==> flow/design.v <==
module PE
#(parameter DATA_WIDTH=8)
(
    clk,
    rst_n,
    en_din,
    en_win,
    data_in,
    weights_in,
    data_out,
    ready
);
input clk,rst_n;
input en_din,en_win;
input [DATA_WIDTH-1:0] data_in,weights_in;
output [2*DATA_WIDTH-1:0] data_out;   
output ready;  
wire en;
assign en = en_din & en_win;
reg [4:0] cnt;
always@(posedge clk or negedge rst_n)
begin
    if(!rst_n)
        cnt <= 'd0;
    else if(en)
    begin
        if(cnt == 27)  
            cnt <= 'd0;
        else 
            cnt <= cnt + 1'b1;
    end
    else
        cnt <= 'd0;
end
reg [2*DATA_WIDTH-1:0] sum;
always@(posedge clk or negedge rst_n)
begin
    if(!rst_n)
        sum <= 'd0;
    else if(en)
        begin
            if(cnt == 27)  
                sum <= 'd0; 
            else
                sum <= data_in * weights_in + sum;
        end
end
reg ready;
reg [2*DATA_WIDTH-1:0] data_out;
always@(posedge clk or negedge rst_n)
begin
    if(!rst_n)
    begin
        ready <= 1'b0;
        data_out <= 'd0;
    end
    else if(cnt == 27)
    begin
        ready <= 1'b1;
        data_out <= sum;
    end
    else
        ready <= 1'b0;        
end
endmodule
module input_bus
#(parameter BUS_WIDTH=8)  
(
    clk,
    rst_n,
    data,
    en,              
    data_l0,
    data_l1,
    data_l2,
    en_l0,
    en_l1,
    en_l2
);
input clk,rst_n; 
input en;                            
input [BUS_WIDTH-1:0] data;          
output en_l0,en_l1,en_l2;                            
output [BUS_WIDTH-1:0] data_l0,data_l1,data_l2;      
reg en_l0,en_l1,en_l2;
reg [BUS_WIDTH-1:0] data_l0,data_l1,data_l2;
always@(posedge clk or negedge rst_n)
begin
    if(!rst_n)
    begin
        en_l0 <= 1'b0;
        en_l1 <= 1'b0;
        en_l2 <= 1'b0;
        data_l0 <= 'd0;
        data_l1 <= 'd0;
        data_l2 <= 'd0;
    end
    else
    begin
        en_l0 <= en;
        en_l1 <= en_l0;
        en_l2 <= en_l1;
        data_l0 <= data;
        data_l1 <= data_l0;
        data_l2 <= data_l1;
    end
end
endmodule
module obuffer
#(
parameter DATA_WIDTH=8,  
parameter MEM_DATA_WIDTH=9,    
parameter MEM_ADDR_WIDTH=4    
)  
(
    clk,
    rst_n,
    p0_ready,
    p1_ready,
    p2_ready,
    p0_din,
    p1_din,
    p2_din,
    empty,
    full,
    rd_en,
    data_rdout,
    errout
);
input clk,rst_n;
input p0_ready,p1_ready,p2_ready;
input [2*DATA_WIDTH-1:0] p0_din,p1_din,p2_din;
input rd_en;
output empty,full;
output [2*DATA_WIDTH-1:0] data_rdout;
output errout;  
reg [2*DATA_WIDTH-1:0] mem[MEM_DATA_WIDTH-1:0];
reg [MEM_ADDR_WIDTH:0] wr_ptr, rd_ptr;
wire [MEM_ADDR_WIDTH-1:0] wr_addr,rd_addr;
assign wr_addr[MEM_ADDR_WIDTH-1:0] = wr_ptr[MEM_ADDR_WIDTH-1:0];
assign rd_addr[MEM_ADDR_WIDTH-1:0] = rd_ptr[MEM_ADDR_WIDTH-1:0];
always@(posedge clk or negedge rst_n)
begin
    if(!rst_n)
        wr_ptr <= 'd0;
    else if(!full & (p0_ready | p1_ready | p2_ready))
    begin
        if(wr_ptr[MEM_ADDR_WIDTH-1:0] == MEM_DATA_WIDTH-1)
            wr_ptr <= {~wr_ptr[MEM_ADDR_WIDTH],4'b0000};
        else 
            wr_ptr <= wr_ptr + 1'b1;
    end
end
always@(posedge clk or negedge rst_n)
begin
    if(!rst_n)
        rd_ptr <= 'd0;
    else if(!empty & rd_en)
    begin
        if(rd_ptr[MEM_ADDR_WIDTH-1:0] == MEM_DATA_WIDTH-1)
            rd_ptr <= {~rd_ptr[MEM_ADDR_WIDTH],4'b0000};
        else 
            rd_ptr <= rd_ptr + 1'b1;
    end
end
reg errout;
always@(posedge clk or negedge rst_n)
begin
    if(!rst_n)
        errout <= 1'b0;
    else if(!full & (p0_ready | p1_ready | p2_ready))
    begin
        case({p0_ready,p1_ready,p2_ready})
        3'b000:
            mem[wr_addr] <= mem[wr_addr];
        3'b100:
            mem[wr_addr] <= p0_din;
        3'b010:
            mem[wr_addr] <= p1_din;
        3'b001:
            mem[wr_addr] <= p2_din;
        default:
            errout <= 1'b1;
        endcase
    end
end
reg [2*DATA_WIDTH-1:0] data_rdout;
always@(posedge clk or negedge rst_n)
begin
    if(!rst_n)
        data_rdout <= 'd0;
    else if(!empty & rd_en)
        data_rdout <= mem[rd_addr];
end
assign full = (wr_ptr=={~rd_ptr[MEM_ADDR_WIDTH],rd_ptr[MEM_ADDR_WIDTH-1:0]});
assign empty = (wr_ptr==rd_ptr);
endmodule
module top(
    clk,
    rst_n,
    ifm0,
    ifm1,
    ifm2,
    ifm0_en,
    ifm1_en,
    ifm2_en,
    w0,
    w1,
    w2,
    w0_en,
    w1_en,
    w2_en,
    obf0_rd_en,
    obf1_rd_en,
    obf2_rd_en,
    obf0_empty,
    obf1_empty,
    obf2_empty,
    obf0_full,
    obf1_full,
    obf2_full,
    obf0_err,
    obf1_err,
    obf2_err,
    obf0_out,
    obf1_out,
    obf2_out
);
parameter DATA_WIDTH=8;
input clk,rst_n;
input ifm0_en,ifm1_en,ifm2_en;
input w0_en,w1_en,w2_en;
input [DATA_WIDTH-1:0] ifm0,ifm1,ifm2;
input [DATA_WIDTH-1:0] w0,w1,w2;
input obf0_rd_en,obf1_rd_en,obf2_rd_en;
output obf0_empty,obf1_empty,obf2_empty;
output obf0_full,obf1_full,obf2_full;
output obf0_err,obf1_err,obf2_err;
output [2*DATA_WIDTH-1:0] obf0_out,obf1_out,obf2_out;
wire [DATA_WIDTH-1:0] ifm0_l0,ifm0_l1,ifm0_l2;
wire ifm0_en0,ifm0_en1,ifm0_en2;
input_bus ifm_bus0(
    .clk(clk),
    .rst_n(rst_n),
    .data(ifm0),
    .en(ifm0_en),             
    .data_l0(ifm0_l0),
    .data_l1(ifm0_l1),
    .data_l2(ifm0_l2),
    .en_l0(ifm0_en0),
    .en_l1(ifm0_en1),
    .en_l2(ifm0_en2)
);
wire [DATA_WIDTH-1:0] ifm1_l0,ifm1_l1,ifm1_l2;
wire ifm1_en0,ifm1_en1,ifm1_en2;
input_bus ifm_bus1(
    .clk(clk),
    .rst_n(rst_n),
    .data(ifm1),
    .en(ifm1_en),             
    .data_l0(ifm1_l0),
    .data_l1(ifm1_l1),
    .data_l2(ifm1_l2),
    .en_l0(ifm1_en0),
    .en_l1(ifm1_en1),
    .en_l2(ifm1_en2)
);
wire [DATA_WIDTH-1:0] ifm2_l0,ifm2_l1,ifm2_l2;
wire ifm2_en0,ifm2_en1,ifm2_en2;
input_bus ifm_bus2(
    .clk(clk),
    .rst_n(rst_n),
    .data(ifm2),
    .en(ifm2_en),             
    .data_l0(ifm2_l0),
    .data_l1(ifm2_l1),
    .data_l2(ifm2_l2),
    .en_l0(ifm2_en0),
    .en_l1(ifm2_en1),
    .en_l2(ifm2_en2)
);
wire [DATA_WIDTH-1:0] w0_l0,w0_l1,w0_l2;
wire w0_en0,w0_en1,w0_en2;
input_bus w_bus0(
    .clk(clk),
    .rst_n(rst_n),
    .data(w0),
    .en(w0_en),             
    .data_l0(w0_l0),
    .data_l1(w0_l1),
    .data_l2(w0_l2),
    .en_l0(w0_en0),
    .en_l1(w0_en1),
    .en_l2(w0_en2)
);
wire [DATA_WIDTH-1:0] w1_l0,w1_l1,w1_l2;
wire w1_en0,w1_en1,w1_en2;
input_bus w_bus1(
    .clk(clk),
    .rst_n(rst_n),
    .data(w1),
    .en(w1_en),             
    .data_l0(w1_l0),
    .data_l1(w1_l1),
    .data_l2(w1_l2),
    .en_l0(w1_en0),
    .en_l1(w1_en1),
    .en_l2(w1_en2)
);
wire [DATA_WIDTH-1:0] w2_l0,w2_l1,w2_l2;
wire w2_en0,w2_en1,w2_en2;
input_bus w_bus2(
    .clk(clk),
    .rst_n(rst_n),
    .data(w2),
    .en(w2_en),             
    .data_l0(w2_l0),
    .data_l1(w2_l1),
    .data_l2(w2_l2),
    .en_l0(w2_en0),
    .en_l1(w2_en1),
    .en_l2(w2_en2)
);
wire [2*DATA_WIDTH-1:0] pe00_out,pe01_out,pe02_out,pe10_out,pe11_out,pe12_out,pe20_out,pe21_out,pe22_out;
wire pe00_rdy,pe01_rdy,pe02_rdy,pe10_rdy,pe11_rdy,pe12_rdy,pe20_rdy,pe21_rdy,pe22_rdy;
PE pe00(
    .clk(clk),
    .rst_n(rst_n),
    .en_din(ifm0_en0),
    .en_win(w0_en0),
    .data_in(ifm0_l0),
    .weights_in(w0_l0),
    .data_out(pe00_out),
    .ready(pe00_rdy)
);
PE pe01(
    .clk(clk),
    .rst_n(rst_n),
    .en_din(ifm0_en1),
    .en_win(w1_en0),
    .data_in(ifm0_l1),
    .weights_in(w1_l0),
    .data_out(pe01_out),
    .ready(pe01_rdy)
);
PE pe02(
    .clk(clk),
    .rst_n(rst_n),
    .en_din(ifm0_en2),
    .en_win(w2_en0),
    .data_in(ifm0_l2),
    .weights_in(w2_l0),
    .data_out(pe02_out),
    .ready(pe02_rdy)
);
PE pe10(
    .clk(clk),
    .rst_n(rst_n),
    .en_din(ifm1_en0),
    .en_win(w0_en1),
    .data_in(ifm1_l0),
    .weights_in(w0_l1),
    .data_out(pe10_out),
    .ready(pe10_rdy)
);
PE pe11(
    .clk(clk),
    .rst_n(rst_n),
    .en_din(ifm1_en1),
    .en_win(w1_en1),
    .data_in(ifm1_l1),
    .weights_in(w1_l1),
    .data_out(pe11_out),
    .ready(pe11_rdy)
);
PE pe12(
    .clk(clk),
    .rst_n(rst_n),
    .en_din(ifm1_en2),
    .en_win(w2_en1),
    .data_in(ifm1_l2),
    .weights_in(w2_l1),
    .data_out(pe12_out),
    .ready(pe12_rdy)
);
PE pe20(
    .clk(clk),
    .rst_n(rst_n),
    .en_din(ifm2_en0),
    .en_win(w0_en2),
    .data_in(ifm2_l0),
    .weights_in(w0_l2),
    .data_out(pe20_out),
    .ready(pe20_rdy)
);
PE pe21(
    .clk(clk),
    .rst_n(rst_n),
    .en_din(ifm2_en1),
    .en_win(w1_en2),
    .data_in(ifm2_l1),
    .weights_in(w1_l2),
    .data_out(pe21_out),
    .ready(pe21_rdy)
);
PE pe22(
    .clk(clk),
    .rst_n(rst_n),
    .en_din(ifm2_en2),
    .en_win(w2_en2),
    .data_in(ifm2_l2),
    .weights_in(w2_l2),
    .data_out(pe22_out),
    .ready(pe22_rdy)
);
obuffer obf0(
    .clk(clk),
    .rst_n(rst_n),
    .p0_ready(pe00_rdy),
    .p1_ready(pe10_rdy),
    .p2_ready(pe20_rdy),
    .p0_din(pe00_out),
    .p1_din(pe10_out),
    .p2_din(pe20_out),
    .empty(obf0_empty),
    .full(obf0_full),
    .rd_en(obf0_rd_en),
    .data_rdout(obf0_out),
    .errout(obf0_err)
);
obuffer obf1(
    .clk(clk),
    .rst_n(rst_n),
    .p0_ready(pe01_rdy),
    .p1_ready(pe11_rdy),
    .p2_ready(pe21_rdy),
    .p0_din(pe01_out),
    .p1_din(pe11_out),
    .p2_din(pe21_out),
    .empty(obf1_empty),
    .full(obf1_full),
    .rd_en(obf1_rd_en),
    .data_rdout(obf1_out),
    .errout(obf1_err)
);
obuffer obf2(
    .clk(clk),
    .rst_n(rst_n),
    .p0_ready(pe02_rdy),
    .p1_ready(pe12_rdy),
    .p2_ready(pe22_rdy),
    .p0_din(pe02_out),
    .p1_din(pe12_out),
    .p2_din(pe22_out),
    .empty(obf2_empty),
    .full(obf2_full),
    .rd_en(obf2_rd_en),
    .data_rdout(obf2_out),
    .errout(obf2_err)
);
endmodule
; ---- From RTL to reports: top
; Module top before and after one edit of its RTL, step after step.
; "before" refers to lines of the RTL above, "after" to lines of the edited file.
; "diff": "after" minus "before" as printed here.
; Operators: Yosys type, input widths -> output width; for muxes data width and select width s.
; Cell names lack the library's common part.
; Not given: --
[inputs]
top_module = top
clock_port = clk
cell_library = sky130hd
corner = tt_025C_1v80

; ---- Diff
; Unified diff, file above to edited file.
; This change comes from a script, not from a designer. The edited design behaves differently; no optimisation was intended.
; begin of diff
@@ -65,5 +65,5 @@
 endmodule
 module input_bus
-#(parameter BUS_WIDTH=8)  
+#(parameter BUS_WIDTH=6)  
 (
     clk,
; end of diff

; ---- Elaborated design
; Yosys after proc, flatten, opt, wreduce and memory -nomap, before mapping. Print and check cells are not counted.
[op_classes]
columns = item, before, after, diff
row1 = addsub, 24, 24, 0
row2 = multipliers, 9, 9, 0
row3 = n_eq, 180, 180, 0
row4 = mux, 183, 183, 0
row5 = bitwise, 30, 30, 0
row6 = reduce_and_logical, 51, 51, 0
[ops]
columns = cell, before, after, diff
row1 = $mul 8x8->16, 9, 0, -9
row2 = $mul 6x6->12, 0, 9, 9
row3 = $mux 16, 117, 117, 0
row4 = $ne 2x1->1 const B, 108, 108, 0
row5 = $pmux 16 s4, 27, 27, 0
row6 = $reduce_and 7->1, 27, 27, 0
row7 = $eq 4x3->1 const B, 24, 24, 0
row8 = $mux 5, 24, 24, 0
row9 = $add 5x1->5 const B, 15, 15, 0
row10 = $and 1x1->1, 15, 15, 0
row11 = $eq 4x2->1 const B, 12, 12, 0
row12 = $add 16x16->16, 9, 9, 0
row13 = $eq 5x5->1 const B, 9, 9, 0
row14 = $mux 1, 9, 9, 0
row15 = $not 1->1, 9, 9, 0
row16 = $eq 4x1->1 const B, 6, 6, 0
row17 = $eq 4x4->1 const B, 6, 6, 0
row18 = $eq 5x5->1, 6, 6, 0
row19 = $logic_not 1->1, 6, 6, 0
row20 = $logic_not 4->1, 6, 6, 0
row21 = $or 1x1->1, 6, 6, 0
row22 = $eq 3x1->1 const B, 3, 3, 0
row23 = $eq 3x2->1 const B, 3, 3, 0
row24 = $eq 3x3->1 const B, 3, 3, 0
row25 = $logic_not 3->1, 3, 3, 0
row26 = $pmux 16 s8, 3, 3, 0
row27 = $pmux 16 s9, 3, 3, 0
row28 = $reduce_and 2->1, 3, 3, 0
; Not every row of either side is listed.
[bits]
columns = item, before, after, diff
row1 = ff_bits, 1017, 981, -36
row2 = in_bits, 59, 59, 0
row3 = out_inout_bits, 57, 57, 0
row4 = elab_cells, 588, 588, 0

; ---- Depth
; Longest topological path by Yosys (ltp), each cell counted once; first at word level (registers and memories cut), then after technology mapping (sequential cells cut; the memories' decode and read muxes count).
[depth]
columns = item, before, after, diff
row1 = depth_word, 5, 5, 0
row2 = ABC_AREA, 0, 0, --
row3 = depth_mapped, 18, 21, 3

; ---- Synthesis result
; Yosys stat after the flow's synthesis: flattened, memories mapped to cells. It holds for the ABC_AREA given above (unset counts as 0); a run with the other value may have another netlist.
[synth_totals]
columns = item, before, after, diff
row1 = cells, 6070, 5198, -872
row2 = area_um2, 63318.2, 54329.6, -8988.6
row3 = flip_flops, 1017, 981, -36
row4 = buffers, 263, 236, -27
[by_type]
columns = cell, before, after, diff
row1 = inv_1, 921, 371, -550
row2 = fa_1, 450, 162, -288
row3 = a21oi_1, 162, 272, 110
row4 = and2_1, 328, 223, -105
row5 = dfrtp_1, 585, 549, -36
row6 = o21ai_0, 296, 263, -33
row7 = nand3_1, 59, 89, 30
row8 = xnor2_1, 72, 98, 26
row9 = a31oi_1, 32, 56, 24
row10 = a22oi_1, 151, 173, 22
row11 = o21bai_1, 9, 30, 21
row12 = xor2_1, 43, 62, 19
row13 = ha_1, 348, 330, -18
row14 = a222oi_1, 108, 91, -17
row15 = o31ai_1, 45, 28, -17
row16 = a221oi_1, 76, 60, -16
row17 = buf_2, 27, 11, -16
row18 = o211ai_1, 10, 25, 15
; Not every row of either side is listed.
; By module: a second synthesis without flattening, with its own total; a netlist apart from the flattened one above.
[hier_totals]
columns = item, before, after, diff
row1 = cells_unflattened, 6231, 6196, -35
row2 = hier_area_um2, 65061.1, 64164.0, -897.1
; Each row is one instance without its submodules.
[modules_before]
columns = mod, instances, n_cells, area_um2
row1 = PE, 9, 445, 3987.6
row2 = obuffer, 3, 688, 8373.0
row3 = input_bus, 6, 27, 675.6
row4 = top, 1, 0, 0.0
[modules_after]
columns = mod, instances, n_cells, area_um2
row1 = PE, 9, 445, 3987.6
row2 = obuffer, 3, 688, 8373.0
row3 = input_bus, 6, 21, 525.5
row4 = top, 1, 1, 3.8

; ---- Worst setup path after synthesis
; Source: OpenSTA report_checks on the synthesized netlist (no wires, ideal clock, input and output delay 20% of the period each), path of least setup slack; recovery checks are left aside. Register names are those of the netlist, which keeps one name where synthesis merged equal registers.
[synth_path]
columns = item, before, after, diff
row1 = path_type, reg-to-reg, reg-to-reg, --
row2 = start, register ifm_bus1.data_l0[5], register w_bus2.data_l1[0], --
row3 = end, register pe10.sum[15], register pe12.sum[13], --
row4 = period_ns, 5.0, 5.0, 0.0
row5 = setup_time_ns, 0.122, 0.129, 0.007
row6 = launch_ns, 0.000, 0.000, 0.000
row7 = arrival_time_ns, 4.256, 4.555, 0.299
row8 = t_required_ns, 4.878, 4.871, -0.007
row9 = slack_ns, 0.623, 0.317, -0.306
row10 = delay_ns, 4.378, 4.684, 0.306
row11 = driving_pins, 16, 19, 3
row12 = path_buffers, 1, 0, -1
row13 = period_less_setup_slack_ns, 4.377, 4.683, 0.306
; "delay_ns" = arrival - input delay + setup time.
; "driving_pins": output pins that drive a net of the path, with the launching flip-flop's if there is one; two outputs of one cell count as two.
; "period_less_setup_slack_ns" = period - worst setup slack (recovery checks aside). The figure is calculated, with input and output delays left at 20% of the set period.
; Between the ends stands the longest chain of elaborated cells between them, by number of cells; it is not shown to be the way that was timed. Of several equally long chains one is given.
; Each line given opens the expression or statement behind the cell; cells for indexed reads and writes are added by Yosys, which also makes memories of some case tables.
; At most two assigning lines are given for a register; there are more.
[synth_via_before]
path_cell_list = dfrtp_1 clkbuf_1 and2_1 fa_1 fa_1 fa_1 inv_1 fa_1 inv_1 ha_1 a21o_1 a21o_1 a211oi_1 nor2_1 or4_1 a32o_1
elab_chain_len = 3
[synth_rtl_before]
columns = item, line_no
row1 = start: declaration, 84  ; output [BUS_WIDTH-1:0] data_l0,data_l1,data_l2;
row2 = start: assignment, 94  ; data_l0 <= 'd0;
row3 = start: assignment, 103  ; data_l0 <= data;
row4 = $mul 8x8->16, 45  ; sum <= data_in * weights_in + sum;
row5 = $add 16x16->16, 45
row6 = $mux 16, 42  ; if(cnt == 27)
row7 = end: assignment, 43  ; sum <= 'd0;
row8 = end: assignment, 45
row9 = end: declaration, 35  ; reg [2*DATA_WIDTH-1:0] sum;
[synth_via_after]
path_cell_list = dfrtp_1 and2_1 fa_1 inv_1 fa_1 fa_1 inv_1 ha_1 a21oi_1 o21bai_1 a21oi_1 o21ai_0 xor2_1 ha_1 a21oi_1 or3b_2 a31oi_1 or4_1 nand3_1
elab_chain_len = 3
[synth_rtl_after]
columns = item, line_no
row1 = start: declaration, 84  ; output [BUS_WIDTH-1:0] data_l0,data_l1,data_l2;
row2 = start: assignment, 95  ; data_l1 <= 'd0;
row3 = start: assignment, 104  ; data_l1 <= data_l0;
row4 = $mul 6x6->12, 45  ; sum <= data_in * weights_in + sum;
row5 = $add 16x16->16, 45
row6 = $mux 16, 42  ; if(cnt == 27)
row7 = end: assignment, 43  ; sum <= 'd0;
row8 = end: assignment, 45
row9 = end: declaration, 35  ; reg [2*DATA_WIDTH-1:0] sum;

; ---- Worst path after layout
; Path of least setup slack in the final report of each run of pair 1 (OpenROAD, finished layout, wires in). Where an end is a register, its clock arrival counts in the times.
[layout_path]
columns = item, before, after, diff
row1 = path_type, reg-to-reg, reg-to-reg, --
row2 = start, register ifm_bus0.data_l0[5], register w_bus1.data_l0[2], --
row3 = end, register pe00.sum[14], register pe01.sum[10], --
row4 = period_ns, 4.79, 4.79, 0.00
row5 = setup_time_ns, 0.08, 0.13, 0.05
row6 = launch_ns, 0.74, 0.74, 0.00
row7 = arrival_time_ns, 5.25, 5.29, 0.04
row8 = t_required_ns, 5.45, 5.38, -0.07
row9 = slack_ns, 0.21, 0.10, -0.11
row10 = driving_pins, 16, 22, 6
row11 = path_buffers, 0, 3, 3
; Between the ends stands the longest chain of elaborated cells between them, by number of cells; it is not shown to be the way that was timed. Of several equally long chains one is given.
; At most two assigning lines are given for a register; there are more.
[layout_via_before]
path_cell_list = dfrtp_1 nand2_1 fa_1 inv_1 fa_1 fa_1 inv_1 fa_1 inv_1 ha_1 a21o_1 a21o_1 a21o_1 a221o_1 a211o_1 o211ai_1
elab_chain_len = 3
[layout_rtl_before]
columns = item, line_no
row1 = start: declaration, 84  ; output [BUS_WIDTH-1:0] data_l0,data_l1,data_l2;
row2 = start: assignment, 94  ; data_l0 <= 'd0;
row3 = start: assignment, 103  ; data_l0 <= data;
row4 = $mul 8x8->16, 45  ; sum <= data_in * weights_in + sum;
row5 = $add 16x16->16, 45
row6 = $mux 16, 42  ; if(cnt == 27)
row7 = end: assignment, 43  ; sum <= 'd0;
row8 = end: assignment, 45
row9 = end: declaration, 35  ; reg [2*DATA_WIDTH-1:0] sum;
[layout_via_after]
path_cell_list = dfrtp_2 buf_6 and2_4 fa_1 ha_4 fa_1 inv_2 fa_2 inv_2 a21oi_2 o21bai_1 a21o_1 a21oi_2 buf_4 xnor2_4 ha_4 a21oi_2 nand2_1 a41oi_2 buf_4 xor2_1 o21ai_1
elab_chain_len = 3
[layout_rtl_after]
columns = item, line_no
row1 = start: declaration, 84  ; output [BUS_WIDTH-1:0] data_l0,data_l1,data_l2;
row2 = start: assignment, 94  ; data_l0 <= 'd0;
row3 = start: assignment, 103  ; data_l0 <= data;
row4 = $mul 6x6->12, 45  ; sum <= data_in * weights_in + sum;
row5 = $add 16x16->16, 45
row6 = $mux 16, 42  ; if(cnt == 27)
row7 = end: assignment, 43  ; sum <= 'd0;
row8 = end: assignment, 45
row9 = end: declaration, 35  ; reg [2*DATA_WIDTH-1:0] sum;

; ---- Layout results
; Both versions went through the flow (Yosys, OpenROAD) with the same settings in each pair. Constraints: input delay and output delay 20% of the set period each, output load 0.01 pF.
[flow_settings_pair_1]
CORE_UTILIZATION = 40
PLACE_DENSITY = 0.6
period_ns = 4.79
CAP_MARGIN = 20
CORE_MARGIN = 2
SLEW_MARGIN = 20
[measured_pair_1]
columns = item, before, after, diff
row1 = post_synth_area_um2, 63318.2, 54329.6, -8988.6
row2 = design_die_area_um2, 161495.0, 138790.0, -22705.0
row3 = finalCellArea_um2, 71115.7, 64170.3, -6945.4
row4 = post_route_util_pct, 45.1, 47.5, 2.4
row5 = ws_setup_ns, 0.208, 0.098, -0.110
row6 = tns_setup_ns, 0.000, 0.000, 0.000
row7 = power.total_w, 0.03688, 0.0281, -0.00878
row8 = period_reached_ns, 4.582, 4.692, 0.110
[flow_settings_pair_2]
ABC_AREA = 1
CELL_PAD_IN_SITES_DETAIL_PLACEMENT = 2
CORE_UTILIZATION = 25
CTS_CLUSTER_SIZE = 69
HOLD_SLACK_MARGIN = 0.07
PLACE_DENSITY_LB_ADDON = 0.26
SETUP_SLACK_MARGIN = 0.26
TNS_END_PERCENT = 20
period_ns = 3.57
CAP_MARGIN = 20
CORE_MARGIN = 2
SLEW_MARGIN = 20
[measured_pair_2]
columns = item, before, after, diff
row1 = post_synth_area_um2, 67657.4, 58389.8, -9267.6
row2 = design_die_area_um2, 274807.0, 237442.0, -37365.0
row3 = finalCellArea_um2, 85065.3, 74527.7, -10537.6
row4 = post_route_util_pct, 31.7, 32.1, 0.4
row5 = ws_setup_ns, -0.910, -1.299, -0.389
row6 = tns_setup_ns, -49.061, -80.454, -31.393
row7 = timing.hold.ws_ns, 0.314, 0.380, 0.066
row8 = power.total_w, 0.086813, 0.049887, -0.036926
row9 = period_reached_ns, 4.480, 4.869, 0.389
; "period_reached_ns" = clock period - worst setup slack. The figure is calculated, with input and output delays left at 20% of the set period.
; "power.total_w" rests on the timing tool's default activity at the inputs, not on a simulated workload.
